==> flow/design.v <==
module GENCLK1K( 
		CLK1K, EN1K,
		CLK50M, RSTN
		);
   input CLK50M, RSTN;
   output reg CLK1K;
   output     EN1K;
   reg [7:0] CNT, next_cnt;
   reg next_clk1k;
   assign EN1K = (CNT == 8'd249) & ~CLK1K;
   always @(posedge CLK50M or negedge RSTN) begin
      if (!RSTN) begin
	 CLK1K <= 1'h0;
	 CNT <= 8'h0;
      end
      else begin
	 CNT <= next_cnt;
	 CLK1K <= next_clk1k;
      end
   end
   always @(*) begin
	next_cnt = (CNT == 8'd249) ? 8'd0 : CNT + 8'd1;
	next_clk1k = (CNT == 8'd249) ? ~CLK1K : CLK1K;
   end
endmodule
module GENCLK10K( 
		 CLK10K, EN10K,
		 CLK50M, RSTN
		 );
   input CLK50M;
   input RSTN;
   output reg CLK10K;
   output     EN10K;
   reg [4:0] CNT, next_cnt;
   reg        next_clk10k;
   assign EN10K = (CNT == 5'd24) & ~CLK10K;
   always @(posedge CLK50M, negedge RSTN) begin
      if (!RSTN) begin
         CNT <= 5'd1;
         CLK10K <= 1'b0;
      end
      else begin
         CNT <= next_cnt;
         CLK10K <= next_clk10k;
      end
   end
   always @(*) begin
      next_cnt = (CNT == 5'd24) ? 5'd1 : CNT + 5'd1;
      next_clk10k = (CNT == 5'd24) ? ~CLK10K : CLK10K;
   end
endmodule
module DEBOUNCE #(parameter SET = 1'b1)( 
		KEY_OUT,
		CLK, EN1K, RSTN, KEY_IN
		);
   input CLK, EN1K, RSTN;  
   input KEY_IN;
   output reg KEY_OUT;
   localparam STABLE_CNT = 50;
   reg [5:0]  CNT, next_cnt;
   reg 	      PREV_KEY_IN, next_key_out, next_prev_key_in;
   always @(posedge CLK or negedge RSTN) begin
      if (!RSTN) begin
	 CNT <= 5'h0;
	 KEY_OUT <= SET;
	 PREV_KEY_IN <= SET;
      end
      else if (EN1K) begin
	 CNT <= next_cnt;
	 KEY_OUT <= next_key_out;
	 PREV_KEY_IN <= next_prev_key_in;
      end
   end
   always @(*) begin
      next_cnt = CNT;
      next_key_out = KEY_OUT;
      next_prev_key_in = PREV_KEY_IN;
      if (KEY_IN == PREV_KEY_IN) begin
	 if (CNT < STABLE_CNT) begin
	    next_cnt = CNT + 5'd1;
	 end
	 else begin
	    next_key_out = KEY_IN;
	 end
      end
      else begin
	 next_prev_key_in = KEY_IN;
      end
   end
endmodule
module BCDCNTR #(parameter MAXL = 4'h5, parameter MAXR = 4'h9, parameter SETL = 4'h0, parameter SETR = 4'h0)( 
													     BCD, CARRY,
													     CLK, EN1K, RSTN, EN, SW1, BCD_SET
													     );
   input CLK, EN1K, RSTN, EN, SW1;  
   input [7:0] BCD_SET;
   output reg [7:0] BCD;
   output reg 	    CARRY;
   reg [3:0] 	    next_left_bcd, next_right_bcd;
   reg 		    next_carry;
   always @(posedge CLK or negedge RSTN) begin
      if (!RSTN) begin
	 BCD <= {SETL, SETR};
	 CARRY <= 1'h0;
      end
      else if (EN1K) begin
	 if (SW1) begin
	    BCD <= BCD_SET;
	    CARRY <= next_carry;
	 end
	 else begin
	    BCD <= {next_left_bcd, next_right_bcd};
	    CARRY <= next_carry;
	 end
      end
   end
   always @(*) begin
      if (EN) begin
	 if (BCD[7:4] == MAXL) begin
	    if (BCD[3:0] == MAXR) begin
	       next_left_bcd = SETL;
	       next_right_bcd = SETR;
	       next_carry = 1'b1;
	    end
	    else begin
	       next_left_bcd = BCD[7:4];
	       next_right_bcd = BCD[3:0] + 4'h1;
		   next_carry = 1'b0;
	    end
	 end
	 else begin
	    if (BCD[3:0] == 4'h9) begin
	       next_right_bcd = 4'h0;
	       next_left_bcd = BCD[7:4] + 4'h1;
		   next_carry = 1'b0;
	    end
	    else begin
	       next_right_bcd = BCD[3:0] + 4'h1;
	       next_left_bcd = BCD[7:4];
		   next_carry = 1'b0;
	    end
	 end
      end
      else begin
	 next_right_bcd = BCD[3:0];
	 next_left_bcd = BCD[7:4];
	 next_carry = 1'b0;
      end
   end
endmodule
module SW_BCDCNTR #(parameter MAXL = 4'h5, parameter MAXR = 4'h9, parameter SETL = 4'h0, parameter SETR = 4'h0)( 
														BCD, CARRY,
														CLK, EN1K, RSTN, EN
														);
   input CLK, EN1K, RSTN, EN;  
   output reg [7:0] BCD;
   output reg 	    CARRY;
   reg [3:0] 	    next_left_bcd, next_right_bcd;
   reg 		    next_carry;
   always @(posedge CLK or negedge RSTN) begin
      if (!RSTN) begin
	 BCD <= {SETL, SETR};
	 CARRY <= 1'h0;
      end
      else if (EN1K) begin
	 BCD <= {next_left_bcd, next_right_bcd};
	 CARRY <= next_carry;
      end
   end
   always @(*) begin
      if (EN) begin
	 if (BCD[7:4] == MAXL) begin
	    if (BCD[3:0] == MAXR) begin
	       next_left_bcd = SETL;
	       next_right_bcd = SETR;
	       next_carry = 1'b1;
	    end
	    else begin
	       next_left_bcd = BCD[7:4];
	       next_right_bcd = BCD[3:0] + 4'h1;
		   next_carry = 1'b0;
	    end
	 end
	 else begin
	    if (BCD[3:0] == 4'h9) begin
	       next_right_bcd = 4'h0;
	       next_left_bcd = BCD[7:4] + 4'h1;
		   next_carry = 1'b0;
	    end
	    else begin
	       next_right_bcd = BCD[3:0] + 4'h1;
	       next_left_bcd = BCD[7:4];
		   next_carry = 1'b0;
	    end
	 end
      end
      else begin
	 next_right_bcd = BCD[3:0];
	 next_left_bcd = BCD[7:4];
	 next_carry = 1'b0;
      end
   end
endmodule
module DIGITCLOCK( 
		  SEC, MIN, HOUR, DAY,
		  CLK, EN1K, RSTN, SW1, SW2, SW3, SEC_SET, MIN_SET, HOUR_SET, DAY_SET,
		  SW_SEC, SW_MIN, SW_HOUR, SW_DAY
		  );
   input CLK, EN1K, RSTN, SW1, SW2, SW3;  
   input [7:0] SEC_SET, MIN_SET, HOUR_SET, DAY_SET;
   input [7:0] SW_SEC, SW_MIN, SW_HOUR, SW_DAY;
   output [7:0] SEC, MIN, HOUR, DAY;
   reg [9:0] 	CNT, next_cnt;
   reg 		EN, next_en;
   wire [7:0] 	NORMAL_SEC, NORMAL_MIN, NORMAL_HOUR, NORMAL_DAY;
   wire 	CARRY_SEC, CARRY_MIN, CARRY_HOUR, CARRY_DAY;
   assign DAY = (SW2 == 1'b1) ? SW_DAY : NORMAL_DAY;
   assign HOUR = (SW2 == 1'b1) ? SW_HOUR : NORMAL_HOUR;
   assign MIN = (SW2 == 1'b1) ? SW_MIN : NORMAL_MIN;
   assign SEC = (SW2 == 1'b1) ? SW_SEC : NORMAL_SEC;
   BCDCNTR #(.MAXL(4'h3), .MAXR(4'h1), .SETL(4'h0), .SETR(4'h1))
   UDAY ( 
	 .BCD				(NORMAL_DAY),
	 .CARRY				(CARRY_DAY),
	 .CLK				(CLK),
	 .EN1K				(EN1K),
	 .RSTN				(RSTN),
	 .EN				(CARRY_HOUR),
	 .SW1				(SW1),
	 .BCD_SET			(DAY_SET));
   BCDCNTR #(.MAXL(4'h2), .MAXR(4'h3), .SETL(4'h0), .SETR(4'h0))
   UHOUR ( 
	  .BCD				(NORMAL_HOUR),
	  .CARRY			(CARRY_HOUR),
	  .CLK			(CLK),
	 .EN1K			(EN1K),
	  .RSTN				(RSTN),
	  .EN				(CARRY_MIN),
	  .SW1				(SW1),
	  .BCD_SET			(HOUR_SET));
   BCDCNTR #(.MAXL(4'h5), .MAXR(4'h9), .SETL(4'h0), .SETR(4'h0))
   UMIN ( 
	 .BCD				(NORMAL_MIN),
	 .CARRY				(CARRY_MIN),
	 .CLK				(CLK),
	 .EN1K				(EN1K),
	 .RSTN				(RSTN),
	 .EN				(CARRY_SEC),
	 .SW1				(SW1),
	 .BCD_SET			(MIN_SET));
   BCDCNTR #(.MAXL(4'h5), .MAXR(4'h9), .SETL(4'h0), .SETR(4'h0))
   USEC ( 
	 .BCD				(NORMAL_SEC),
	 .CARRY				(CARRY_SEC),
	 .CLK				(CLK),
	 .EN1K				(EN1K),
	 .RSTN				(RSTN),
	 .EN				(EN),
	 .SW1				(SW1),
	 .BCD_SET			(SEC_SET));
   always @(posedge CLK or negedge RSTN) begin
      if (!RSTN) begin
	 CNT <= 10'h0;
	 EN <= 1'h0;
      end
      else if (EN1K) begin
	 CNT <= next_cnt;
	 EN <= next_en;
      end
   end
   always @(*) begin
      if (SW1) begin
         next_cnt = CNT;
         next_en  = 1'b0;
      end
      else begin
	 if (SW3) begin
            next_cnt = (CNT >= 10'd9) ? 10'd0 : CNT + 10'd1;
            next_en  = (CNT >= 10'd9) ? 1'd1 : 1'd0;
	 end
	 else begin
            next_cnt = (CNT >= 10'd998) ? 10'd0 : CNT + 10'd1;
            next_en  = (CNT >= 10'd998) ? 1'd1 : 1'd0;
	 end
      end
   end
endmodule
module STOPWATCH( 
		 SW_SEC, SW_MIN, SW_HOUR, SW_DAY,
		 CLK, EN1K, RSTN, SW3, KEY3
		 );
   input CLK, EN1K, RSTN, SW3, KEY3;  
   output [7:0] SW_SEC, SW_MIN, SW_HOUR, SW_DAY;
   reg [9:0] 	CNT, next_cnt;
   reg 		EN, next_en;
   reg 		STATE, next_state;
   reg [1:0] 	KEY3_SYNC, next_key3_sync;
   wire 	CARRY_SEC, CARRY_MIN, CARRY_HOUR, CARRY_DAY;
   localparam STOP = 1'b0;
   localparam START = 1'b1;
   SW_BCDCNTR #(.MAXL(4'h3), .MAXR(4'h1), .SETL(4'h0), .SETR(4'h0))
   SWDAY ( 
	  .BCD				(SW_DAY),
	  .CARRY			(CARRY_DAY),
	  .CLK			(CLK),
	 .EN1K			(EN1K),
	  .RSTN				(RSTN),
	  .EN				(CARRY_HOUR));
   SW_BCDCNTR #(.MAXL(4'h2), .MAXR(4'h3), .SETL(4'h0), .SETR(4'h0))
   SWHOUR ( 
	   .BCD				(SW_HOUR),
	   .CARRY			(CARRY_HOUR),
	   .CLK			(CLK),
	 .EN1K			(EN1K),
	   .RSTN			(RSTN),
	   .EN				(CARRY_MIN));
   SW_BCDCNTR #(.MAXL(4'h5), .MAXR(4'h9), .SETL(4'h0), .SETR(4'h0))
   SWMIN ( 
	  .BCD				(SW_MIN),
	  .CARRY			(CARRY_MIN),
	  .CLK			(CLK),
	 .EN1K			(EN1K),
	  .RSTN				(RSTN),
	  .EN				(CARRY_SEC));
   SW_BCDCNTR #(.MAXL(4'h5), .MAXR(4'h9), .SETL(4'h0), .SETR(4'h0))
   SWSEC ( 
	  .BCD				(SW_SEC),
	  .CARRY			(CARRY_SEC),
	  .CLK			(CLK),
	 .EN1K			(EN1K),
	  .RSTN				(RSTN),
	  .EN				(EN));
   always @(posedge CLK or negedge RSTN) begin
      if (!RSTN) begin
	 CNT <= 10'h0;
	 EN <= 1'h0;
	 STATE <= STOP;
	 KEY3_SYNC <= 2'b11;
      end
      else if (EN1K) begin
	 CNT <= next_cnt;
	 EN <= next_en;
	 STATE <= next_state;
	 KEY3_SYNC <= next_key3_sync;
      end
   end
   always @(*) begin
      next_cnt = CNT;
      next_en = EN;
      next_state = STATE;
      next_key3_sync = {KEY3_SYNC[0], KEY3};
      if (KEY3_SYNC == 2'b10) begin
	 next_state = (STATE == START) ? STOP : START;
      end
      else begin
	 case (STATE)
	   STOP : begin
	      next_cnt = CNT;
	      next_en = EN;
	      next_state = STATE;
	   end
	   START : begin
	      if (SW3) begin
		 next_cnt = (CNT >= 10'd9) ? 10'd0 : CNT + 10'd1;
		 next_en = (CNT >= 10'd9) ? 1'd1 : 1'd0;
		 next_state = STATE;
	      end
	      else begin
		 next_cnt = (CNT >= 10'd998) ? 10'd0 : CNT + 10'd1;
		 next_en = (CNT >= 10'd998) ? 1'd1 : 1'd0;
		 next_state = STATE;
	      end
	   end
	 endcase
      end
   end
endmodule
module MANSET( 
	      SEC_SET, MIN_SET, HOUR_SET, DAY_SET,
	      CLK, EN1K, RSTN, SW1, KEY1, KEY2, KEY3, PREV_SEC, PREV_MIN, PREV_HOUR,
	      PREV_DAY
	      );
   input CLK, EN1K, RSTN;  
   input SW1, KEY1, KEY2, KEY3;
   input [7:0] PREV_SEC, PREV_MIN, PREV_HOUR, PREV_DAY;
   output reg [7:0] SEC_SET, MIN_SET, HOUR_SET, DAY_SET;
   reg [1:0] 	    SEL, next_sel;
   reg [7:0] 	    next_sec_set, next_min_set, next_hour_set, next_day_set;
   reg [1:0] 	    KEY1_SYNC, KEY2_SYNC, KEY3_SYNC;
   reg [1:0]  next_key1_sync, next_key2_sync, next_key3_sync;
   localparam SEC_SEL = 2'b00;
   localparam MIN_SEL = 2'b01;
   localparam HOUR_SEL = 2'b10;
   localparam DAY_SEL = 2'b11;
   always @(posedge CLK or negedge RSTN) begin
      if (!RSTN) begin
	 DAY_SET <= 8'h1;
	 HOUR_SET <= 8'h0;
	 MIN_SET <= 8'h0;
	 SEC_SET <= 8'h0;
	 SEL <= 2'b00;
	 KEY1_SYNC <= 2'b11;
	 KEY2_SYNC <= 2'b11;
	 KEY3_SYNC <= 2'b11;
      end
      else if (EN1K) begin
	 DAY_SET <= next_day_set;
	 HOUR_SET <= next_hour_set;
	 MIN_SET <= next_min_set;
	 SEC_SET <= next_sec_set;
	 SEL <= next_sel;
	 KEY1_SYNC <= next_key1_sync;
	 KEY2_SYNC <= next_key2_sync;
	 KEY3_SYNC <= next_key3_sync;
      end
   end
   always @(*) begin
   next_key1_sync = {KEY1_SYNC[0], KEY1};
   next_key2_sync = {KEY2_SYNC[0], KEY2};
   next_key3_sync = {KEY3_SYNC[0], KEY3};
      if (SW1) begin
	  next_sel = SEL;
		next_sec_set = SEC_SET;
		next_min_set = MIN_SET;
		next_hour_set = HOUR_SET;
		next_day_set = DAY_SET;
	 if (KEY3_SYNC == 2'b10) begin
	    next_sel = (SEL == DAY_SEL) ? SEC_SEL : SEL + 2'b01;
	 end
	 else if (KEY2_SYNC == 2'b10) begin
	    case (SEL) 
	      SEC_SEL : begin
			if (SEC_SET[7:4] == 4'h5) begin
				if (SEC_SET[3:0] == 4'h9) begin
					next_sec_set[7:4] = 4'h0;
					next_sec_set[3:0] = 4'h0;
				end
				else begin
					next_sec_set[7:4] = SEC_SET[7:4];
					next_sec_set[3:0] = SEC_SET[3:0] + 4'h1;
				end
			end
			else begin
				if (SEC_SET[3:0] == 4'h9) begin
					next_sec_set[3:0] = 4'h0;
					next_sec_set[7:4] = SEC_SET[7:4] + 4'h1;
				end
				else begin
					next_sec_set[3:0] = SEC_SET[3:0] + 4'h1;
					next_sec_set[7:4] = SEC_SET[7:4];
				end
			end
		  end
	      MIN_SEL : begin
			if (MIN_SET[7:4] == 4'h5) begin
				if (MIN_SET[3:0] == 4'h9) begin
					next_min_set[7:4] = 4'h0;
					next_min_set[3:0] = 4'h0;
				end
				else begin
					next_min_set[7:4] = MIN_SET[7:4];
					next_min_set[3:0] = MIN_SET[3:0] + 4'h1;
				end
			end
			else begin
				if (MIN_SET[3:0] == 4'h9) begin
					next_min_set[3:0] = 4'h0;
					next_min_set[7:4] = MIN_SET[7:4] + 4'h1;
				end
				else begin
					next_min_set[3:0] = MIN_SET[3:0] + 4'h1;
					next_min_set[7:4] = MIN_SET[7:4];
				end
			end
		  end
	      HOUR_SEL : begin
			if (HOUR_SET[7:4] == 4'h2) begin
				if (HOUR_SET[3:0] == 4'h3) begin
					next_hour_set[7:4] = 4'h0;
					next_hour_set[3:0] = 4'h0;
				end
				else begin
					next_hour_set[7:4] = HOUR_SET[7:4];
					next_hour_set[3:0] = HOUR_SET[3:0] + 4'h1;
				end
			end
			else begin
				if (HOUR_SET[3:0] == 4'h9) begin
					next_hour_set[3:0] = 4'h0;
					next_hour_set[7:4] = HOUR_SET[7:4] + 4'h1;
				end
				else begin
					next_hour_set[3:0] = HOUR_SET[3:0] + 4'h1;
					next_hour_set[7:4] = HOUR_SET[7:4];
				end
			end
		  end
	      DAY_SEL : begin
			if (DAY_SET[7:4] == 4'h3) begin
				if (DAY_SET[3:0] == 4'h1) begin
					next_day_set[7:4] = 4'h0;
					next_day_set[3:0] = 4'h1;
				end
				else begin
					next_day_set[7:4] = DAY_SET[7:4];
					next_day_set[3:0] = DAY_SET[3:0] + 4'h1;
				end
			end
			else begin
				if (DAY_SET[3:0] == 4'h9) begin
					next_day_set[3:0] = 4'h0;
					next_day_set[7:4] = DAY_SET[7:4] + 4'h1;
				end
				else begin
					next_day_set[3:0] = DAY_SET[3:0] + 4'h1;
					next_day_set[7:4] = DAY_SET[7:4];
				end
			end
		  end
	    endcase
	 end
	 else if (KEY1_SYNC == 2'b10) begin
	    case (SEL) 
	      SEC_SEL : begin
			if (SEC_SET[7:4] == 4'h0) begin
				if (SEC_SET[3:0] == 4'h0) begin
					next_sec_set[7:4] = 4'h5;
					next_sec_set[3:0] = 4'h9;
				end
				else begin
					next_sec_set[7:4] = SEC_SET[7:4];
					next_sec_set[3:0] = SEC_SET[3:0] - 4'h1;
				end
			end
			else begin
				if (SEC_SET[3:0] == 4'h0) begin
					next_sec_set[3:0] = 4'h9;
					next_sec_set[7:4] = SEC_SET[7:4] - 4'h1;
				end
				else begin
					next_sec_set[3:0] = SEC_SET[3:0] - 4'h1;
					next_sec_set[7:4] = SEC_SET[7:4];
				end
			end
		  end
	      MIN_SEL : begin
			if (MIN_SET[7:4] == 4'h0) begin
				if (MIN_SET[3:0] == 4'h0) begin
					next_min_set[7:4] = 4'h5;
					next_min_set[3:0] = 4'h9;
				end
				else begin
					next_min_set[7:4] = MIN_SET[7:4];
					next_min_set[3:0] = MIN_SET[3:0] - 4'h1;
				end
			end
			else begin
				if (MIN_SET[3:0] == 4'h0) begin
					next_min_set[3:0] = 4'h9;
					next_min_set[7:4] = MIN_SET[7:4] - 4'h1;
				end
				else begin
					next_min_set[3:0] = MIN_SET[3:0] - 4'h1;
					next_min_set[7:4] = MIN_SET[7:4];
				end
			end
		  end
	      HOUR_SEL : begin
			if (HOUR_SET[7:4] == 4'h0) begin
				if (HOUR_SET[3:0] == 4'h0) begin
					next_hour_set[7:4] = 4'h2;
					next_hour_set[3:0] = 4'h3;
				end
				else begin
					next_hour_set[7:4] = HOUR_SET[7:4];
					next_hour_set[3:0] = HOUR_SET[3:0] - 4'h1;
				end
			end
			else begin
				if (HOUR_SET[3:0] == 4'h0) begin
					next_hour_set[3:0] = 4'h9;
					next_hour_set[7:4] = HOUR_SET[7:4] - 4'h1;
				end
				else begin
					next_hour_set[3:0] = HOUR_SET[3:0] - 4'h1;
					next_hour_set[7:4] = HOUR_SET[7:4];
				end
			end
		  end
	      DAY_SEL : begin
			if (DAY_SET[7:4] == 4'h0) begin
				if (DAY_SET[3:0] == 4'h1) begin
					next_day_set[7:4] = 4'h3;
					next_day_set[3:0] = 4'h1;
				end
				else begin
					next_day_set[7:4] = DAY_SET[7:4];
					next_day_set[3:0] = DAY_SET[3:0] - 4'h1;
				end
			end
			else begin
				if (DAY_SET[3:0] == 4'h0) begin
					next_day_set[3:0] = 4'h9;
					next_day_set[7:4] = DAY_SET[7:4] - 4'h1;
				end
				else begin
					next_day_set[3:0] = DAY_SET[3:0] - 4'h1;
					next_day_set[7:4] = DAY_SET[7:4];
				end
			end
		  end
	    endcase
	 end
      end
	  else begin
		next_sel = SEC_SEL;
		next_sec_set = PREV_SEC;
		next_min_set = PREV_MIN;
		next_hour_set = PREV_HOUR;
		next_day_set = PREV_DAY;
	  end
   end
endmodule
module DISPLAY7SEG( 
		   SEG,
		   OUT, PWM_ACT
		   );
   input [3:0] OUT;
   input       PWM_ACT;
   output reg [6:0] SEG;
   always @(*) begin
      case (OUT)
	4'h0 : SEG = (PWM_ACT) ? 7'b1000000 : 7'b1111111;
	4'h1 : SEG = (PWM_ACT) ? 7'b1111001 : 7'b1111111;
	4'h2 : SEG = (PWM_ACT) ? 7'b0100100 : 7'b1111111;
	4'h3 : SEG = (PWM_ACT) ? 7'b0110000 : 7'b1111111;
	4'h4 : SEG = (PWM_ACT) ? 7'b0011001 : 7'b1111111;
	4'h5 : SEG = (PWM_ACT) ? 7'b0010010 : 7'b1111111;
	4'h6 : SEG = (PWM_ACT) ? 7'b0000010 : 7'b1111111;
	4'h7 : SEG = (PWM_ACT) ? 7'b1111000 : 7'b1111111;
	4'h8 : SEG = (PWM_ACT) ? 7'b0000000 : 7'b1111111;
	4'h9 : SEG = (PWM_ACT) ? 7'b0010000 : 7'b1111111;
	default : SEG = 7'b1111111;
      endcase
   end
endmodule
module KNOCK_LED ( 
		  ALARM, LED,
		  CLK, EN1K, RSTN, SW3, KNOCK
		  );
   input CLK, EN1K, RSTN;  
   input SW3, KNOCK;
   output reg ALARM;
   output reg [17:0] LED;
   reg [9:0] 	     ONE_SEC_CNT, next_one_sec_cnt;
   reg [5:0] 	     SEC_CNT, next_sec_cnt;
   reg [4:0] 	     MIN_REMAIN, next_min_remain;
   reg 		     TIMER_EN, next_timer_en;
   reg 		     KNOCK_D, next_knock_d;
   reg 		     KNOCK_FALL, next_knock_fall;
   reg 		     ALARM_PULSE, next_alarm_pulse;
   reg 		     next_alarm;
   reg [17:0] 	     next_led;
   always @(posedge CLK or negedge RSTN) begin
      if (!RSTN) begin
	 ALARM <= 1'h0;
	 KNOCK_D <= 1'h1;
	 KNOCK_FALL <= 1'h0;
	 LED <= 18'h0;
	 MIN_REMAIN <= 5'h0;
	 ONE_SEC_CNT <= 10'h0;
	 SEC_CNT <= 6'h0;
	 TIMER_EN <= 1'h0;
	 ALARM_PULSE <= 1'b0;
      end
      else if (EN1K) begin
	 ALARM <= next_alarm;
	 LED <= next_led;
	 ONE_SEC_CNT <= next_one_sec_cnt;
	 SEC_CNT <= next_sec_cnt;
	 MIN_REMAIN <= next_min_remain;
	 TIMER_EN <= next_timer_en;
	 KNOCK_D <= next_knock_d;
	 KNOCK_FALL <= next_knock_fall;
	 ALARM_PULSE <= next_alarm_pulse;
      end
   end
   always @(*) begin
      next_knock_d = KNOCK;
      next_knock_fall = KNOCK_D & ~KNOCK;
      next_alarm = 1'b0;
	  next_led = (MIN_REMAIN == 5'd0) ? 18'd0 : (18'b1 << MIN_REMAIN) - 18'b1;
      next_one_sec_cnt = ONE_SEC_CNT;
      next_sec_cnt = SEC_CNT;
      next_min_remain = MIN_REMAIN;
      next_timer_en = TIMER_EN;
      next_alarm_pulse = 1'b0;
	  if (KNOCK_FALL) begin
		next_timer_en = 1'b1;
		next_min_remain = (MIN_REMAIN < 5'd19) ? MIN_REMAIN + 5'd1 : MIN_REMAIN;
	  end
	  else begin
		if (TIMER_EN) begin
			if (SW3) begin
				if (ONE_SEC_CNT >= 10'd9) begin
					if (MIN_REMAIN != 5'd0) begin
						if (SEC_CNT == 6'd00) begin
							next_sec_cnt = 6'd59;
							next_min_remain = MIN_REMAIN - 5'd1;
							next_one_sec_cnt = 10'd0;
						end
						else begin
							next_sec_cnt = SEC_CNT - 6'd1;
							next_one_sec_cnt = 10'd0;
						end
					end
					else begin
						if (SEC_CNT == 6'd00) begin
							next_timer_en = 1'b0;
							next_alarm_pulse = 1'b1;
							next_sec_cnt = 6'd0;
							next_one_sec_cnt = 10'd0;
						end
						else begin
							next_sec_cnt = SEC_CNT - 6'd1;
							next_one_sec_cnt = 10'd0;
						end
					end
				end
				else begin
					next_one_sec_cnt = ONE_SEC_CNT + 10'd1;
				end
			end
			else begin
				if (ONE_SEC_CNT >= 10'd999) begin
					if (MIN_REMAIN != 5'd0) begin
						if (SEC_CNT == 6'd00) begin
							next_sec_cnt = 6'd59;
							next_min_remain = MIN_REMAIN - 5'd1;
							next_one_sec_cnt = 10'd0;
						end
						else begin
							next_sec_cnt = SEC_CNT - 6'd1;
							next_one_sec_cnt = 10'd0;
						end
					end
					else begin
						if (SEC_CNT == 6'd00) begin
							next_timer_en = 1'b0;
							next_alarm_pulse = 1'b1;
							next_sec_cnt = 6'd0;
							next_one_sec_cnt = 10'd0;
						end
						else begin
							next_sec_cnt = SEC_CNT - 6'd1;
							next_one_sec_cnt = 10'd0;
						end
					end
				end
				else begin
					next_one_sec_cnt = ONE_SEC_CNT + 10'd1;
				end
			end
		end
		else begin
			next_alarm = (ALARM_PULSE == 1'b1) ? 1'b1 : 1'b0;
		end
	  end
   end
endmodule
module KNOCK_LED_ALARM( 
	     BUZ_OUT,
	     CLK, EN1K, RSTN, ALARM
	     );
   input CLK, EN1K, RSTN;  
   input ALARM;
   output reg BUZ_OUT;
   parameter IDLE = 1'b0;
   parameter BUZ = 1'b1;
   reg 	      STATE, next_state;
   reg 	      next_buz_out;
   reg 	      CLK500, next_clk500;
   reg [6:0]  BEEP_CNT1, next_beep_cnt1;
   reg [8:0]  BEEP_CNT2, next_beep_cnt2;
   reg [2:0]  ALARM_DONE, next_alarm_done;
   always @(posedge CLK or negedge RSTN) begin
      if (!RSTN) begin
	 ALARM_DONE <= 3'h0;
	 BEEP_CNT1 <= 7'h0;
	 BEEP_CNT2 <= 9'h0;
	 BUZ_OUT <= 1'h0;
	 CLK500 <= 1'h0;
	 STATE <= 1'h0;
      end
      else if (EN1K) begin
	 STATE <= next_state;
	 BUZ_OUT <= next_buz_out;
	 CLK500 <= next_clk500;
	 BEEP_CNT1 <= next_beep_cnt1;
	 BEEP_CNT2 <= next_beep_cnt2;
	 ALARM_DONE <= next_alarm_done;
      end
   end
   always @(*) begin
      next_clk500 = ~CLK500;
      case (STATE) 
	IDLE : begin
	   if (ALARM) begin
	      next_state = BUZ;
	      next_buz_out = 1'b0;
	      next_beep_cnt1 = 7'b0;
	      next_beep_cnt2 = 9'd0;
	      next_alarm_done = 3'd0;
	   end
	   else begin
	      next_state = IDLE;
	      next_buz_out = 1'b0;
	      next_beep_cnt1 = 7'b0;
	      next_beep_cnt2 = 8'b0;
	      next_alarm_done = 3'd0;
	   end
	end
	BUZ : begin
	   if (ALARM_DONE == 3'd4) begin
	      next_state = IDLE;
	      next_buz_out = 1'b0;
	      next_beep_cnt1 = 7'd0;
	      next_beep_cnt2 = 9'd0;
	      next_alarm_done = 3'd0;
	   end
	   else begin
	      if (BEEP_CNT2 >= 9'd4) begin
		 next_state = BUZ;
		 next_buz_out = 1'b0;
		 next_beep_cnt1 = 7'd0;
		 next_beep_cnt2 = (BEEP_CNT2 == 9'd511) ? 9'd0 : BEEP_CNT2 + 9'd1;
		 next_alarm_done = (BEEP_CNT2 == 9'd511) ? ALARM_DONE + 3'd1 : ALARM_DONE;
	      end
	      else begin
		 if (BEEP_CNT1 >= 7'd64) begin
		    next_state = BUZ;
		    next_buz_out = CLK500;
		    next_beep_cnt1 = (BEEP_CNT1 == 7'd127) ? 7'd0 : BEEP_CNT1 + 7'd1;
		    next_beep_cnt2 = (BEEP_CNT1 == 7'd127) ? BEEP_CNT2 + 9'd1 : BEEP_CNT2;
		    next_alarm_done = ALARM_DONE;
		 end
		 else begin
		    next_state = BUZ;
		    next_buz_out = 1'b0;
		    next_beep_cnt1 = BEEP_CNT1 + 7'd1;
		    next_beep_cnt2 = BEEP_CNT2;
		    next_alarm_done = ALARM_DONE;
		 end
	      end
	   end
	end
	default : begin
	   next_state = IDLE;
	   next_buz_out = 1'b0;
	   next_beep_cnt1 = 7'd0;
	   next_beep_cnt2 = 3'd0;
	   next_alarm_done = 1'b0;
	end
      endcase
   end
endmodule
module FIRE_DETECT( 
		   FIRE_ALARM,
		   CLK, EN1K, RSTN, SENSOR
		   );
   input CLK, EN1K, RSTN;  
   input SENSOR;
   output reg FIRE_ALARM;
   reg 	  next_fire_alarm;
   always @(posedge CLK or negedge RSTN) begin
      if (!RSTN) begin
	 FIRE_ALARM <= 1'h0;
      end
      else if (EN1K) begin
	 FIRE_ALARM <= next_fire_alarm;
      end
   end
   always @(*) begin
      next_fire_alarm = (SENSOR) ? 1'b1 : 1'b0;
   end
endmodule
module FIRE_ALARM( 
		       BUZ_OUT, FIRE_VALID,
		       CLK, EN1K, RSTN, FIRE_ALARM, KNOCK
		       );
   input CLK, EN1K, RSTN;  
   input FIRE_ALARM, KNOCK;
   output reg BUZ_OUT, FIRE_VALID;
   parameter IDLE = 1'b0;
   parameter BUZ = 1'b1;
   reg 	      STATE, next_state;
   reg 	      next_buz_out;
	reg         next_fire_valid;
   reg 	      CLK500, next_clk500;
   reg 	      KNOCK_D, next_knock_d;
   reg 	      KNOCK_FALL, next_knock_fall;
   reg [8:0]  BEEP_CNT, next_beep_cnt;
   always @(posedge CLK or negedge RSTN) begin
      if (!RSTN) begin
	 BEEP_CNT <= 8'h0;
	 BUZ_OUT <= 1'h0;
	 FIRE_VALID <= 1'h0;
	 CLK500 <= 1'h0;
	 KNOCK_D <= 1'h0;
	 KNOCK_FALL <= 1'h0;
	 STATE <= 1'h0;
      end
      else if (EN1K) begin
	 STATE <= next_state;
	 BUZ_OUT <= next_buz_out;
	 FIRE_VALID <= next_fire_valid;
	 CLK500 <= next_clk500;
	 BEEP_CNT <= next_beep_cnt;
	 KNOCK_D <= next_knock_d;
	 KNOCK_FALL <= next_knock_fall;
      end
   end
   always @(*) begin
      next_clk500 = ~CLK500;
      next_knock_d = KNOCK;
      next_knock_fall = KNOCK_D & ~KNOCK;
		next_fire_valid = FIRE_VALID;
      case (STATE) 
	IDLE : begin
	   if (FIRE_ALARM) begin
	      next_state = BUZ;
	      next_buz_out = 1'b0;
	      next_beep_cnt = 8'b0;
			next_fire_valid = 1'b1;
	   end
	   else begin
	      next_state = IDLE;
	      next_buz_out = 1'b0;
	      next_beep_cnt = 8'b0;
			next_fire_valid = 1'b0;
	   end
	end
	BUZ : begin
	   if (KNOCK_FALL) begin
	      next_state = IDLE;
	      next_buz_out = 1'b0;
	      next_beep_cnt = 8'd0;
			next_fire_valid = 1'b0;
	   end
	   else begin
	      if (BEEP_CNT >= 9'd256) begin
		 next_state = BUZ;
		 next_buz_out = CLK500;
		 next_beep_cnt = (BEEP_CNT == 8'd128) ? 8'd0 : BEEP_CNT + 8'd1;
	      end
	      else begin
		 next_state = BUZ;
		 next_buz_out = 1'b0;
		 next_beep_cnt = BEEP_CNT + 8'd1;
	      end
	   end
	end
	default : begin
	   next_state = IDLE;
	   next_buz_out = 1'b0;
	   next_beep_cnt = 8'd0;
	end
      endcase
   end
endmodule
module ROT_PWMGEN ( 
		   PWM_ACT,
		   CLK, EN10K, RSTN, SW5, ROT_A, ROT_B
		   );
   input CLK, EN10K, RSTN, SW5;
   input ROT_A, ROT_B;
   output reg PWM_ACT;
   reg [7:0]  brightness;
   reg [1:0]  prev_state;
   reg [7:0]  pwm_counter;
   wire [1:0] current_state = {ROT_A, ROT_B};
   always @(posedge CLK or negedge RSTN) begin
		if (!RSTN) begin
			brightness <= 8'd255;
		end
		else if (EN10K) begin
		if (SW5) begin
      case ({prev_state, current_state})
        4'b0001, 4'b0111, 4'b1110, 4'b1000: begin
           if (brightness <= 8'd247)
             brightness <= brightness + 8'd8;
           else
             brightness <= 8'd255;
        end
        4'b0010, 4'b0100, 4'b1101, 4'b1011: begin
           if (brightness >= 8'd8)
             brightness <= brightness - 8'd8;
           else
             brightness <= 8'd0;
        end
        default: brightness <= brightness;
      endcase
		end
		else begin
			brightness <= brightness;
		end
		end
   end
   always @(posedge CLK) begin
      if (EN10K) prev_state <= current_state;
   end
   always @(posedge CLK or negedge RSTN) begin
      if (!RSTN) begin
	 pwm_counter <= 8'b0;
      end
      else if (EN10K) begin
	 pwm_counter <= (pwm_counter == 8'd255) ? 8'd0 : pwm_counter + 8'd1;
      end
   end
   always @(posedge CLK or negedge RSTN) begin
      if (!RSTN) begin
	 PWM_ACT <= 1'b1;
      end
      else if (EN10K) begin
	 if (pwm_counter < brightness) PWM_ACT <= 1'b1;
	 else PWM_ACT <= 1'b0;
      end
   end
endmodule
module CLOCK_TOP( 
	   SEG0, SEG1, SEG2, SEG3, SEG4, SEG5, SEG6, SEG7, LED, BUZ_OUT,
	   CLK50M, KEY1, KEY2, KEY3, SW0, SW1, SW2, SW3, SW4, SW5, KNOCK,
	   SENSOR, ROT_A, ROT_B
	   );
   input CLK50M, KEY1, KEY2, KEY3, SW0, SW1, SW2, SW3, SW4, SW5, KNOCK, SENSOR, ROT_A, ROT_B;
   output [6:0] SEG0, SEG1, SEG2, SEG3, SEG4, SEG5, SEG6, SEG7;
   output [17:0] LED;
   output 	 BUZ_OUT;
   wire 	 CLK1K, CLK10K, EN1K, EN10K, CLEAN_KEY1, CLEAN_KEY2, CLEAN_KEY3, CLEAN_SW1, CLEAN_SW2, CLEAN_SW3, CLEAN_SW4, CLEAN_SW5, ALARM, FIRE_ALARM, FIRE_VALID, PWM_ACT, FIRE_BUZ, KNOCK_LED_BUZ;
   wire [7:0] 	 SEC, MIN, HOUR, DAY;
   wire [7:0] 	 SEC_SET, MIN_SET, HOUR_SET, DAY_SET;
   wire [7:0] 	 SW_SEC, SW_MIN, SW_HOUR, SW_DAY;
   assign BUZ_OUT = (FIRE_VALID) ? FIRE_BUZ : KNOCK_LED_BUZ;
   GENCLK1K
     UGENCLK1K
       ( 
	.RSTN				(SW0),
	.CLK1K				(CLK1K),
	.EN1K				(EN1K),
	.CLK50M				(CLK50M));
   GENCLK10K
     UGENCLK10K
       ( 
	.RSTN					(SW0),
	.CLK10K				(CLK10K),
	.EN10K				(EN10K),
	.CLK50M				(CLK50M));
   DEBOUNCE #(.SET(1'b1))
   UDEBOUNCE_KEY1
     ( 
      .KEY_OUT				(CLEAN_KEY1),
      .KEY_IN				(KEY1),
      .RSTN				(SW0),
      .CLK				(CLK50M),
      .EN1K				(EN1K));
   DEBOUNCE #(.SET(1'b1))
   UDEBOUNCE_KEY2
     ( 
      .KEY_OUT				(CLEAN_KEY2),
      .KEY_IN				(KEY2),
      .RSTN				(SW0),
      .CLK				(CLK50M),
      .EN1K				(EN1K));
   DEBOUNCE #(.SET(1'b1))
   UDEBOUNCE_KEY3
     ( 
      .KEY_OUT				(CLEAN_KEY3),
      .KEY_IN				(KEY3),
      .RSTN				(SW0),
      .CLK				(CLK50M),
      .EN1K				(EN1K));
   DEBOUNCE #(.SET(1'b0))
   UDEBOUNCE_SW1
     ( 
      .KEY_OUT				(CLEAN_SW1),
      .KEY_IN				(SW1),
      .RSTN				(SW0),
      .CLK				(CLK50M),
      .EN1K				(EN1K));
   DEBOUNCE #(.SET(1'b0))
   UDEBOUNCE_SW2
     ( 
      .KEY_OUT				(CLEAN_SW2),
      .KEY_IN				(SW2),
      .RSTN				(SW0),
      .CLK				(CLK50M),
      .EN1K				(EN1K));
   DEBOUNCE #(.SET(1'b0))
   UDEBOUNCE_SW3
     ( 
      .KEY_OUT				(CLEAN_SW3),
      .KEY_IN				(SW3),
      .RSTN				(SW0),
      .CLK				(CLK50M),
      .EN1K				(EN1K));
   DEBOUNCE #(.SET(1'b0))
   UDEBOUNCE_SW4
     ( 
      .KEY_OUT				(CLEAN_SW4),
      .KEY_IN				(SW4),
      .RSTN				(SW0),
      .CLK				(CLK50M),
      .EN1K				(EN1K));
   DEBOUNCE #(.SET(1'b0))
   UDEBOUNCE_SW5
     ( 
      .KEY_OUT				(CLEAN_SW5),
      .KEY_IN				(SW5),
      .RSTN				(SW0),
      .CLK				(CLK50M),
      .EN1K				(EN1K));
   DIGITCLOCK
     UDIGITCLOCK
       ( 
	.SEC					(SEC[7:0]),
	.MIN					(MIN[7:0]),
	.HOUR					(HOUR[7:0]),
	.DAY					(DAY[7:0]),
	.SEC_SET				(SEC_SET[7:0]),
	.MIN_SET				(MIN_SET[7:0]),
	.HOUR_SET				(HOUR_SET[7:0]),
	.DAY_SET				(DAY_SET[7:0]),
	.SW_SEC				(SW_SEC[7:0]),
	.SW_MIN				(SW_MIN[7:0]),
	.SW_HOUR				(SW_HOUR[7:0]),
	.SW_DAY				(SW_DAY[7:0]),
	.RSTN				(SW0),
	.CLK				(CLK50M),
	.EN1K				(EN1K),
	.SW1				(CLEAN_SW1),
	.SW2				(CLEAN_SW2),
	.SW3				(CLEAN_SW3));
   DISPLAY7SEG
     URSEC7SEG
       ( 
	.SEG				(SEG0[6:0]),
	.OUT				(SEC[3:0]),
	.PWM_ACT			(PWM_ACT));
   DISPLAY7SEG
     ULSEC7SEG
       ( 
	.SEG				(SEG1[6:0]),
	.OUT				(SEC[7:4]),
	.PWM_ACT			(PWM_ACT));
   DISPLAY7SEG
     URMIN7SEG
       ( 
	.SEG				(SEG2[6:0]),
	.OUT				(MIN[3:0]),
	.PWM_ACT			(PWM_ACT));
   DISPLAY7SEG
     ULMIN7SEG
       ( 
	.SEG				(SEG3[6:0]),
	.OUT				(MIN[7:4]),
	.PWM_ACT			(PWM_ACT));
   DISPLAY7SEG
     URHOUR7SEG
       ( 
	.SEG				(SEG4[6:0]),
	.OUT				(HOUR[3:0]),
	.PWM_ACT			(PWM_ACT));
   DISPLAY7SEG
     ULHOUR7SEG
       ( 
	.SEG				(SEG5[6:0]),
	.OUT				(HOUR[7:4]),
	.PWM_ACT			(PWM_ACT));
   DISPLAY7SEG
     URDAY7SEG
       ( 
	.SEG				(SEG6[6:0]),
	.OUT				(DAY[3:0]),
	.PWM_ACT			(PWM_ACT));
   DISPLAY7SEG
     ULDAY7SEG
       ( 
	.SEG				(SEG7[6:0]),
	.OUT				(DAY[7:4]),
	.PWM_ACT			(PWM_ACT));
   MANSET
     UMANSET
       ( 
	.SEC_SET				(SEC_SET[7:0]),
	.MIN_SET				(MIN_SET[7:0]),
	.HOUR_SET				(HOUR_SET[7:0]),
	.DAY_SET				(DAY_SET[7:0]),
	.KEY1					(CLEAN_KEY1),
	.KEY2					(CLEAN_KEY2),
	.KEY3					(CLEAN_KEY3),
	.PREV_SEC				(SEC[7:0]),
	.PREV_MIN				(MIN[7:0]),
	.PREV_HOUR				(HOUR[7:0]),
	.PREV_DAY				(DAY[7:0]),
	.RSTN				(SW0),
	.CLK				(CLK50M),
	.EN1K				(EN1K),
	.SW1				(CLEAN_SW1));
   STOPWATCH
     USTOPWATCH
       ( 
	.SW_SEC				(SW_SEC[7:0]),
	.SW_MIN				(SW_MIN[7:0]),
	.SW_HOUR				(SW_HOUR[7:0]),
	.SW_DAY				(SW_DAY[7:0]),
	.KEY3					(CLEAN_KEY3),
	.RSTN (CLEAN_SW2),
	.CLK				(CLK50M),
	.EN1K				(EN1K),
	.SW3				(CLEAN_SW3));
   KNOCK_LED_ALARM
     UALARM
       ( 
	.BUZ_OUT			(KNOCK_LED_BUZ),
	.CLK				(CLK50M),
	.EN1K				(EN1K),
	.RSTN					(SW0),
	.ALARM				(ALARM));
   KNOCK_LED
     UKNOCK
       ( 
	.LED					(LED[17:0]),
	.ALARM				(ALARM),
	.CLK				(CLK50M),
	.EN1K				(EN1K),
	.RSTN					(CLEAN_SW4),
	.SW3				(CLEAN_SW3),
	.KNOCK				(KNOCK));
   FIRE_DETECT
     UFIRE_DETECT
       ( 
	.FIRE_ALARM				(FIRE_ALARM),
	.CLK					(CLK50M),
	.EN1K					(EN1K),
	.RSTN					(SW0),
	.SENSOR				(SENSOR));
   FIRE_ALARM
     UFIRE_ALARM
       ( 
	.BUZ_OUT				(FIRE_BUZ),
	.FIRE_VALID       (FIRE_VALID),
	.CLK					(CLK50M),
	.EN1K					(EN1K),
	.RSTN					(SW0),
	.FIRE_ALARM				(FIRE_ALARM),
	.KNOCK					(KNOCK));
   ROT_PWMGEN
     UROT_PWMGEN
       ( 
	.RSTN					(SW0),
	.PWM_ACT			(PWM_ACT),
	.CLK				(CLK50M),
	.EN10K				(EN10K),
	.SW5				(CLEAN_SW5),
	.ROT_A				(ROT_A),
	.ROT_B				(ROT_B));
endmodule
Memo
Re: synthesis data of CLOCK_TOP

* Tool chain data of CLOCK_TOP
Each step is given for the RTL above and for the edited RTL. Lines under "unedited" count in the file above, lines under "edited" in the edited file. "change": "edited" minus "unedited" as printed here. "rel. change": 100 x difference / "unedited". A cell with -- has no value.
Set-up: top module CLOCK_TOP, clock input CLK50M, cell library sky130hd, library corner tt_025C_1v80

* The edit
Unified diff, file above to edited file. This change comes from a script, not from a designer. The edited design behaves differently; no optimisation was intended.
begin of diff
@@ -1031,10 +1031,12 @@
 	   SEG0, SEG1, SEG2, SEG3, SEG4, SEG5, SEG6, SEG7, LED, BUZ_OUT,
 	   CLK50M, KEY1, KEY2, KEY3, SW0, SW1, SW2, SW3, SW4, SW5, KNOCK,
-	   SENSOR, ROT_A, ROT_B
+	   SENSOR, ROT_A, ROT_B_pin
 	   );
-   input CLK50M, KEY1, KEY2, KEY3, SW0, SW1, SW2, SW3, SW4, SW5, KNOCK, SENSOR, ROT_A, ROT_B;
+   input CLK50M, KEY1, KEY2, KEY3, SW0, SW1, SW2, SW3, SW4, SW5, KNOCK, SENSOR, ROT_A, ROT_B_pin;
    output [6:0] SEG0, SEG1, SEG2, SEG3, SEG4, SEG5, SEG6, SEG7;
    output [17:0] LED;
    output 	 BUZ_OUT;
+   reg ROT_B;
+   always @(posedge CLK50M) ROT_B <= ROT_B_pin;
    wire 	 CLK1K, CLK10K, EN1K, EN10K, CLEAN_KEY1, CLEAN_KEY2, CLEAN_KEY3, CLEAN_SW1, CLEAN_SW2, CLEAN_SW3, CLEAN_SW4, CLEAN_SW5, ALARM, FIRE_ALARM, FIRE_VALID, PWM_ACT, FIRE_BUZ, KNOCK_LED_BUZ;
    wire [7:0] 	 SEC, MIN, HOUR, DAY;
end of diff

* Word-level counts
Yosys after proc, flatten, opt, wreduce and memory -nomap, before mapping. Memory bits, and registers merged into a memory's read port (data or address), are not among the register bits. Print and check cells are not counted. Equal cells are merged and count once.
Cells by class:
- add/subtract/negate cells | unedited 57, edited 57, change 0, rel. change 0.00%
- $lt $le $gt $ge | unedited 21, edited 21, change 0, rel. change 0.00%
- equality and inequality tests | unedited 166, edited 166, change 0, rel. change 0.00%
- shift-type cells | unedited 1, edited 1, change 0, rel. change 0.00%
- mux-type cells | unedited 251, edited 251, change 0, rel. change 0.00%
- bitwise operators | unedited 31, edited 31, change 0, rel. change 0.00%
- reductions and logical operators | unedited 98, edited 98, change 0, rel. change 0.00%
Operators by type and width:
- 4-bit two-way mux | unedited 76, edited 76, change 0, rel. change 0.00%
- 1-bit two-way mux | unedited 58, edited 58, change 0, rel. change 0.00%
- 8-bit two-way mux | unedited 44, edited 44, change 0, rel. change 0.00%
- 4-bit by 3-bit equality test with 1-bit output (second input constant) | unedited 40, edited 40, change 0, rel. change 0.00%
- 4-bit equality test (second input constant) | unedited 32, edited 32, change 0, rel. change 0.00%
- 1-bit inverter | unedited 27, edited 27, change 0, rel. change 0.00%
- 4-bit by 2-bit equality test with 1-bit output (second input constant) | unedited 26, edited 26, change 0, rel. change 0.00%
- 3-bit AND reduction | unedited 25, edited 25, change 0, rel. change 0.00%
- 4-bit by 1-bit adder with 4-bit output (second input constant) | unedited 24, edited 24, change 0, rel. change 0.00%
- 2-bit AND reduction | unedited 19, edited 19, change 0, rel. change 0.00%
- 4-bit logical NOT | unedited 16, edited 16, change 0, rel. change 0.00%
- 4-bit by 1-bit equality test with 1-bit output (second input constant) | unedited 12, edited 12, change 0, rel. change 0.00%
- 7-bit two-way mux | unedited 11, edited 11, change 0, rel. change 0.00%
- 2-bit nonzero test | unedited 11, edited 11, change 0, rel. change 0.00%
- 10-bit two-way mux | unedited 10, edited 10, change 0, rel. change 0.00%
- 3-bit != test (second input constant) | unedited 10, edited 10, change 0, rel. change 0.00%
- 5-bit two-way mux | unedited 9, edited 9, change 0, rel. change 0.00%
- 6-bit by 1-bit adder with 6-bit output (second input constant) | unedited 8, edited 8, change 0, rel. change 0.00%
- 1-bit equality test | unedited 8, edited 8, change 0, rel. change 0.00%
- 6-bit < comparator (second input constant) | unedited 8, edited 8, change 0, rel. change 0.00%
- 9-bit two-way mux | unedited 8, edited 8, change 0, rel. change 0.00%
- 7-bit parallel mux with 10-bit select | unedited 8, edited 8, change 0, rel. change 0.00%
- 4-bit by 1-bit subtractor with 4-bit output (second input constant) | unedited 8, edited 8, change 0, rel. change 0.00%
- 6-bit two-way mux | unedited 7, edited 7, change 0, rel. change 0.00%
- 2-bit equality test (second input constant) | unedited 6, edited 6, change 0, rel. change 0.00%
- 5-bit != test (second input constant) | unedited 6, edited 6, change 0, rel. change 0.00%
- 1-bit parallel mux with 2-bit select | unedited 6, edited 6, change 0, rel. change 0.00%
- 5-bit AND reduction | unedited 6, edited 6, change 0, rel. change 0.00%
The list need not be complete.
Storage and ports:
- flip-flop bits (word level) | unedited 315, edited 316, change +1, rel. change +0.32%
- input port bits | unedited 14, edited 14, change 0, rel. change 0.00%
- output and inout bits | unedited 75, edited 75, change 0, rel. change 0.00%
- cells after elaboration | unedited 720, edited 721, change +1, rel. change +0.14%

* Logic depth
Depth = most cells in a row (Yosys ltp): at word level without a register or memory, in the mapped netlist without a sequential cell, where the memories' decode and read muxes count.
Depth:
- depth after elaboration | unedited 8, edited 8, change 0, rel. change 0.00%
- ABC_AREA | unedited 0, edited 0
- depth in mapped cells | unedited 11, edited 11, change 0, rel. change 0.00%
- gate-level depth less buffers | unedited 9, edited 9, change 0, rel. change 0.00%

* Mapped cells and area
Yosys stat after the flow's synthesis: flattened, memories mapped to cells. It holds for the ABC_AREA given above (unset counts as 0); a run with the other value may have another netlist.
Mapped netlist:
- cell count | unedited 2186, edited 2187, change +1, rel. change +0.05%
- chip area (Yosys) (um2) | unedited 19169.6, edited 19189.7, change +20.1, rel. change +0.10%
- mapped flip-flops | unedited 313, edited 314, change +1, rel. change +0.32%
- buffer cells | unedited 107, edited 107, change 0, rel. change 0.00%
Cells by type:
- sky130_fd_sc_hd__dfxtp_1 | unedited 0, edited 1, change +1
- sky130_fd_sc_hd__nand2_1 | unedited 325, edited 325, change 0, rel. change 0.00%
- sky130_fd_sc_hd__dfrtp_1 | unedited 286, edited 286, change 0, rel. change 0.00%
- sky130_fd_sc_hd__o21ai_0 | unedited 251, edited 251, change 0, rel. change 0.00%
- sky130_fd_sc_hd__nor2_1 | unedited 144, edited 144, change 0, rel. change 0.00%
- sky130_fd_sc_hd__a21oi_1 | unedited 123, edited 123, change 0, rel. change 0.00%
- sky130_fd_sc_hd__ha_1 | unedited 83, edited 83, change 0, rel. change 0.00%
- sky130_fd_sc_hd__inv_1 | unedited 80, edited 80, change 0, rel. change 0.00%
- sky130_fd_sc_hd__nand3_1 | unedited 78, edited 78, change 0, rel. change 0.00%
- sky130_fd_sc_hd__clkbuf_1 | unedited 70, edited 70, change 0, rel. change 0.00%
- sky130_fd_sc_hd__xnor2_1 | unedited 56, edited 56, change 0, rel. change 0.00%
- sky130_fd_sc_hd__mux2i_1 | unedited 49, edited 49, change 0, rel. change 0.00%
- sky130_fd_sc_hd__nor3_1 | unedited 46, edited 46, change 0, rel. change 0.00%
- sky130_fd_sc_hd__mux2_2 | unedited 42, edited 42, change 0, rel. change 0.00%
- sky130_fd_sc_hd__xor2_1 | unedited 42, edited 42, change 0, rel. change 0.00%
- sky130_fd_sc_hd__nand4_1 | unedited 33, edited 33, change 0, rel. change 0.00%
- sky130_fd_sc_hd__a31oi_1 | unedited 31, edited 31, change 0, rel. change 0.00%
- sky130_fd_sc_hd__nand2b_1 | unedited 29, edited 29, change 0, rel. change 0.00%
The list need not be complete. The figures by module come from a second, unflattened synthesis with its own total; it is not the netlist above.
Second synthesis, totals:
- cells (unflattened synthesis) | unedited 2241, edited 2242, change +1, rel. change +0.04%
- area total of the unflattened synthesis (um2) | unedited 21018.9, edited 21038.9, change +20.0, rel. change +0.10%
Each row is one instance without its submodules.
By module, unedited:
- MANSET | times used 1, cells 426, area 3587.2 um2, seq. area 1009.7 um2
- KNOCK_LED | times used 1, cells 264, area 2462.4 um2, seq. area 1102.3 um2
- DEBOUNCE #(SET=0) | times used 5, cells 32, area 404.1 um2, seq. area 200.2 um2
- DISPLAY7SEG | times used 8, cells 32, area 193.9 um2, seq. area 0.0 um2
- KNOCK_LED_ALARM | times used 1, cells 136, area 1331.3 um2, seq. area 550.5 um2
- DEBOUNCE #(SET=1) | times used 3, cells 32, area 406.6 um2, seq. area 202.7 um2
- BCDCNTR #(MAXL=5, MAXR=9, SETL=0, SETR=0) | times used 2, cells 67, area 601.8 um2, seq. area 225.2 um2
- ROT_PWMGEN | times used 1, cells 115, area 1101.1 um2, seq. area 444.2 um2
- DIGITCLOCK | times used 1, cells 109, area 1051.0 um2, seq. area 275.3 um2
- SW_BCDCNTR #(MAXL=5, MAXR=9, SETL=0, SETR=0) | times used 2, cells 41, area 461.7 um2, seq. area 225.2 um2
- STOPWATCH | times used 1, cells 80, area 799.5 um2, seq. area 352.8 um2
- FIRE_ALARM | times used 1, cells 67, area 688.2 um2, seq. area 375.4 um2
- BCDCNTR #(MAXL=3, MAXR=1, SETL=0, SETR=1) | times used 1, cells 68, area 601.8 um2, seq. area 226.5 um2
- BCDCNTR #(MAXL=2, MAXR=3, SETL=0, SETR=0) | times used 1, cells 69, area 599.3 um2, seq. area 225.2 um2
unedited: Further modules, not shown: 6.
By module, edited:
- MANSET | times used 1, cells 426, area 3587.2 um2, seq. area 1009.7 um2
- KNOCK_LED | times used 1, cells 264, area 2462.4 um2, seq. area 1102.3 um2
- DEBOUNCE #(SET=0) | times used 5, cells 32, area 404.1 um2, seq. area 200.2 um2
- DISPLAY7SEG | times used 8, cells 32, area 193.9 um2, seq. area 0.0 um2
- KNOCK_LED_ALARM | times used 1, cells 136, area 1331.3 um2, seq. area 550.5 um2
- DEBOUNCE #(SET=1) | times used 3, cells 32, area 406.6 um2, seq. area 202.7 um2
- BCDCNTR #(MAXL=5, MAXR=9, SETL=0, SETR=0) | times used 2, cells 67, area 601.8 um2, seq. area 225.2 um2
- ROT_PWMGEN | times used 1, cells 115, area 1101.1 um2, seq. area 444.2 um2
- DIGITCLOCK | times used 1, cells 109, area 1051.0 um2, seq. area 275.3 um2
- SW_BCDCNTR #(MAXL=5, MAXR=9, SETL=0, SETR=0) | times used 2, cells 41, area 461.7 um2, seq. area 225.2 um2
- STOPWATCH | times used 1, cells 80, area 799.5 um2, seq. area 352.8 um2
- FIRE_ALARM | times used 1, cells 67, area 688.2 um2, seq. area 375.4 um2
- BCDCNTR #(MAXL=3, MAXR=1, SETL=0, SETR=1) | times used 1, cells 68, area 601.8 um2, seq. area 226.5 um2
- BCDCNTR #(MAXL=2, MAXR=3, SETL=0, SETR=0) | times used 1, cells 69, area 599.3 um2, seq. area 225.2 um2
edited: Further modules, not shown: 6.

* Worst setup path after synthesis
OpenSTA on the mapped netlist: ideal clock, no wires. The path of least setup slack (recovery checks aside). Input and output delay are each 20% of the period. Register names are those of the netlist, which keeps one name where synthesis merged equal registers.
Path post-synthesis:
- path kind | unedited flip-flop to output port, edited flip-flop to output port
- start point | unedited reg UDEBOUNCE_SW2.KEY_OUT, edited reg UDEBOUNCE_SW2.KEY_OUT
- end point | unedited out SEG4[2], edited out SEG4[2]
- clock period (ps) | unedited 20000, edited 20000, change 0, rel. change 0.00%
- time at the first pin (ps) | unedited 0, edited 0, change 0
- arrival time (ps) | unedited 3113, edited 3113, change 0, rel. change 0.00%
- setup slack (ps) | unedited 12887, edited 12887, change 0
- delay of the path (ps) | unedited 3113, edited 3113, change 0, rel. change 0.00%
- driving pins on the path | unedited 7, edited 7, change 0, rel. change 0.00%
- period reached after synthesis (ps) | unedited 7113, edited 7113, change 0, rel. change 0.00%
"delay of the path" = arrival - input delay + setup time. A path that ends at an output port has no setup time. "driving pins on the path" counts driving pins, that of a launching flip-flop among them; a cell with two outputs on the path counts twice. "period reached after synthesis" is the clock period less the worst setup slack; recovery checks do not enter. This is arithmetic on one report: input and output delays are still those of the set period (20% each). Between the ends stands the longest chain of elaborated cells between them, by number of cells; it is not shown to be the way that was timed. Of several equally long chains one is given. Each line given opens the expression or statement behind the cell; cells for indexed reads and writes are added by Yosys, which also makes memories of some case tables.
Between the ends, post-synthesis, unedited: cell sequence sky130_fd_sc_hd__dfrtp_1 > sky130_fd_sc_hd__clkbuf_1 > sky130_fd_sc_hd__buf_2 > sky130_fd_sc_hd__buf_1 > sky130_fd_sc_hd__mux2i_1 > sky130_fd_sc_hd__a21oi_1 > sky130_fd_sc_hd__o21ai_0, cells in the longest elaborated chain 3, elaborated cells on any way between the ends 12, RTL lines with such cells 2, classes of those cells eq/ne: 9; mux: 2; reduce/logical: 1
Ends and longest elaborated chain, post-synthesis, unedited:
- start, declared | RTL line 58 | output reg KEY_OUT;
- start, assigned | RTL line 65 | KEY_OUT <= SET;
- start, assigned | RTL line 70 | KEY_OUT <= next_key_out;
- 8-bit two-way mux | RTL line 218 | assign HOUR = (SW2 == 1'b1) ? SW_HOUR : NORMAL_HOUR;
- 4-bit equality test | RTL line 632 | case (OUT)
- 7-bit parallel mux with 10-bit select | RTL line 632
- end, declared | RTL line 1036 | output [6:0] SEG0, SEG1, SEG2, SEG3, SEG4, SEG5, SEG6, SEG7;
Between the ends, post-synthesis, edited: cell sequence sky130_fd_sc_hd__dfrtp_1 > sky130_fd_sc_hd__clkbuf_1 > sky130_fd_sc_hd__buf_2 > sky130_fd_sc_hd__buf_1 > sky130_fd_sc_hd__mux2i_1 > sky130_fd_sc_hd__a21oi_1 > sky130_fd_sc_hd__o21ai_0, cells in the longest elaborated chain 3, elaborated cells on any way between the ends 12, RTL lines with such cells 2, classes of those cells eq/ne: 9; mux: 2; reduce/logical: 1
Ends and longest elaborated chain, post-synthesis, edited:
- start, declared | RTL line 58 | output reg KEY_OUT;
- start, assigned | RTL line 65 | KEY_OUT <= SET;
- start, assigned | RTL line 70 | KEY_OUT <= next_key_out;
- 8-bit two-way mux | RTL line 218 | assign HOUR = (SW2 == 1'b1) ? SW_HOUR : NORMAL_HOUR;
- 4-bit equality test | RTL line 632 | case (OUT)
- 7-bit parallel mux with 10-bit select | RTL line 632
- end, declared | RTL line 1036 | output [6:0] SEG0, SEG1, SEG2, SEG3, SEG4, SEG5, SEG6, SEG7;

* Timing after layout
From the final timing report of each run of set A: the path of least setup slack in the routed layout; clock arrival at registers is part of the times. The path's times are printed in steps of 10 ps; the period is the one set.
Path post-layout:
- path kind | unedited flip-flop to output port, edited flip-flop to output port
- start point | unedited reg UDEBOUNCE_SW2.KEY_OUT, edited reg UDEBOUNCE_SW2.KEY_OUT
- end point | unedited out SEG3[3], edited out SEG4[3]
- clock period (ps) | unedited 8310, edited 8310, change 0, rel. change 0.00%
- time at the first pin (ps) | unedited 520, edited 540, change +20, rel. change +3.85%
- arrival time (ps) | unedited 3550, edited 3750, change +200, rel. change +5.63%
- setup slack (ps) | unedited 3100, edited 2900, change -200
- driving pins on the path | unedited 8, edited 6, change -2, rel. change -25.00%
Between the ends stands the longest chain of elaborated cells between them, by number of cells; it is not shown to be the way that was timed. Of several equally long chains one is given.
Between the ends, post-layout, unedited: cell sequence sky130_fd_sc_hd__dfrtp_4 > sky130_fd_sc_hd__buf_12 > sky130_fd_sc_hd__mux2i_1 > sky130_fd_sc_hd__and2_1 > sky130_fd_sc_hd__nand2_1 > sky130_fd_sc_hd__o21a_1 > sky130_fd_sc_hd__o221ai_1 > sky130_fd_sc_hd__clkdlybuf4s50_1, cells in the longest elaborated chain 3, elaborated cells on any way between the ends 12, RTL lines with such cells 2, classes of those cells eq/ne: 9; mux: 2; reduce/logical: 1
Ends and longest elaborated chain, post-layout, unedited:
- start, declared | RTL line 58 | output reg KEY_OUT;
- start, assigned | RTL line 65 | KEY_OUT <= SET;
- start, assigned | RTL line 70 | KEY_OUT <= next_key_out;
- 8-bit two-way mux | RTL line 219 | assign MIN = (SW2 == 1'b1) ? SW_MIN : NORMAL_MIN;
- 4-bit equality test | RTL line 632 | case (OUT)
- 7-bit parallel mux with 10-bit select | RTL line 632
- end, declared | RTL line 1036 | output [6:0] SEG0, SEG1, SEG2, SEG3, SEG4, SEG5, SEG6, SEG7;
Between the ends, post-layout, edited: cell sequence sky130_fd_sc_hd__dfrtp_4 > sky130_fd_sc_hd__buf_4 > sky130_fd_sc_hd__mux2i_1 > sky130_fd_sc_hd__a21oi_1 > sky130_fd_sc_hd__o221ai_1 > sky130_fd_sc_hd__clkdlybuf4s50_1, cells in the longest elaborated chain 3, elaborated cells on any way between the ends 12, RTL lines with such cells 2, classes of those cells eq/ne: 9; mux: 2; reduce/logical: 1
Ends and longest elaborated chain, post-layout, edited:
- start, declared | RTL line 58 | output reg KEY_OUT;
- start, assigned | RTL line 65 | KEY_OUT <= SET;
- start, assigned | RTL line 70 | KEY_OUT <= next_key_out;
- 8-bit two-way mux | RTL line 218 | assign HOUR = (SW2 == 1'b1) ? SW_HOUR : NORMAL_HOUR;
- 4-bit equality test | RTL line 632 | case (OUT)
- 7-bit parallel mux with 10-bit select | RTL line 632
- end, declared | RTL line 1036 | output [6:0] SEG0, SEG1, SEG2, SEG3, SEG4, SEG5, SEG6, SEG7;

* Measured runs
Both versions went through the flow (Yosys, OpenROAD) with the same settings in each pair. Constraints: input delay and output delay 20% of the set period each, output load 0.01 pF.
Settings, set A: period_ns 8.31, CAP_MARGIN 20, CORE_MARGIN 2, CORE_UTILIZATION 40, SLEW_MARGIN 20
Final reports, set A:
- mapped cell area after synthesis (um2) | unedited 19169.6, edited 19189.7, change +20.1, rel. change +0.10%
- die outline area (um2) | unedited 49691.1, edited 49742.4, change +51.3, rel. change +0.10%
- utilization after layout (%) | unedited 45.6, edited 45.8, change +0.2
- setup slack of the worst path (ps) | unedited 3097, edited 2897, change -200
- setup TNS (ps) | unedited 0, edited 0, change 0
- total power of the final layout (mW) | unedited 3.153, edited 3.197, change +0.044, rel. change +1.40%
Settings, set B: CORE_ASPECT_RATIO 0.89, CORE_UTILIZATION 43, CTS_CLUSTER_SIZE 31, GPL_ROUTABILITY_DRIVEN 1, MAX_ROUTING_LAYER met4, PLACE_DENSITY_LB_ADDON 0.24, period_ns 9.31, CAP_MARGIN 20, CORE_MARGIN 2, SLEW_MARGIN 20
Final reports, set B:
- mapped cell area after synthesis (um2) | unedited 19169.6, edited 19189.7, change +20.1, rel. change +0.10%
- die outline area (um2) | unedited 46288.7, edited 46336.0, change +47.3, rel. change +0.10%
- utilization after layout (%) | unedited 49.7, edited 48.9, change -0.8
- setup slack of the worst path (ps) | unedited 3760, edited 3233, change -527
- setup TNS (ps) | unedited 0, edited 0, change 0
- total power of the final layout (mW) | unedited 2.858, edited 2.849, change -0.009, rel. change -0.31%
"total power of the final layout": no workload was simulated; the value follows from the tool's default switching activity.
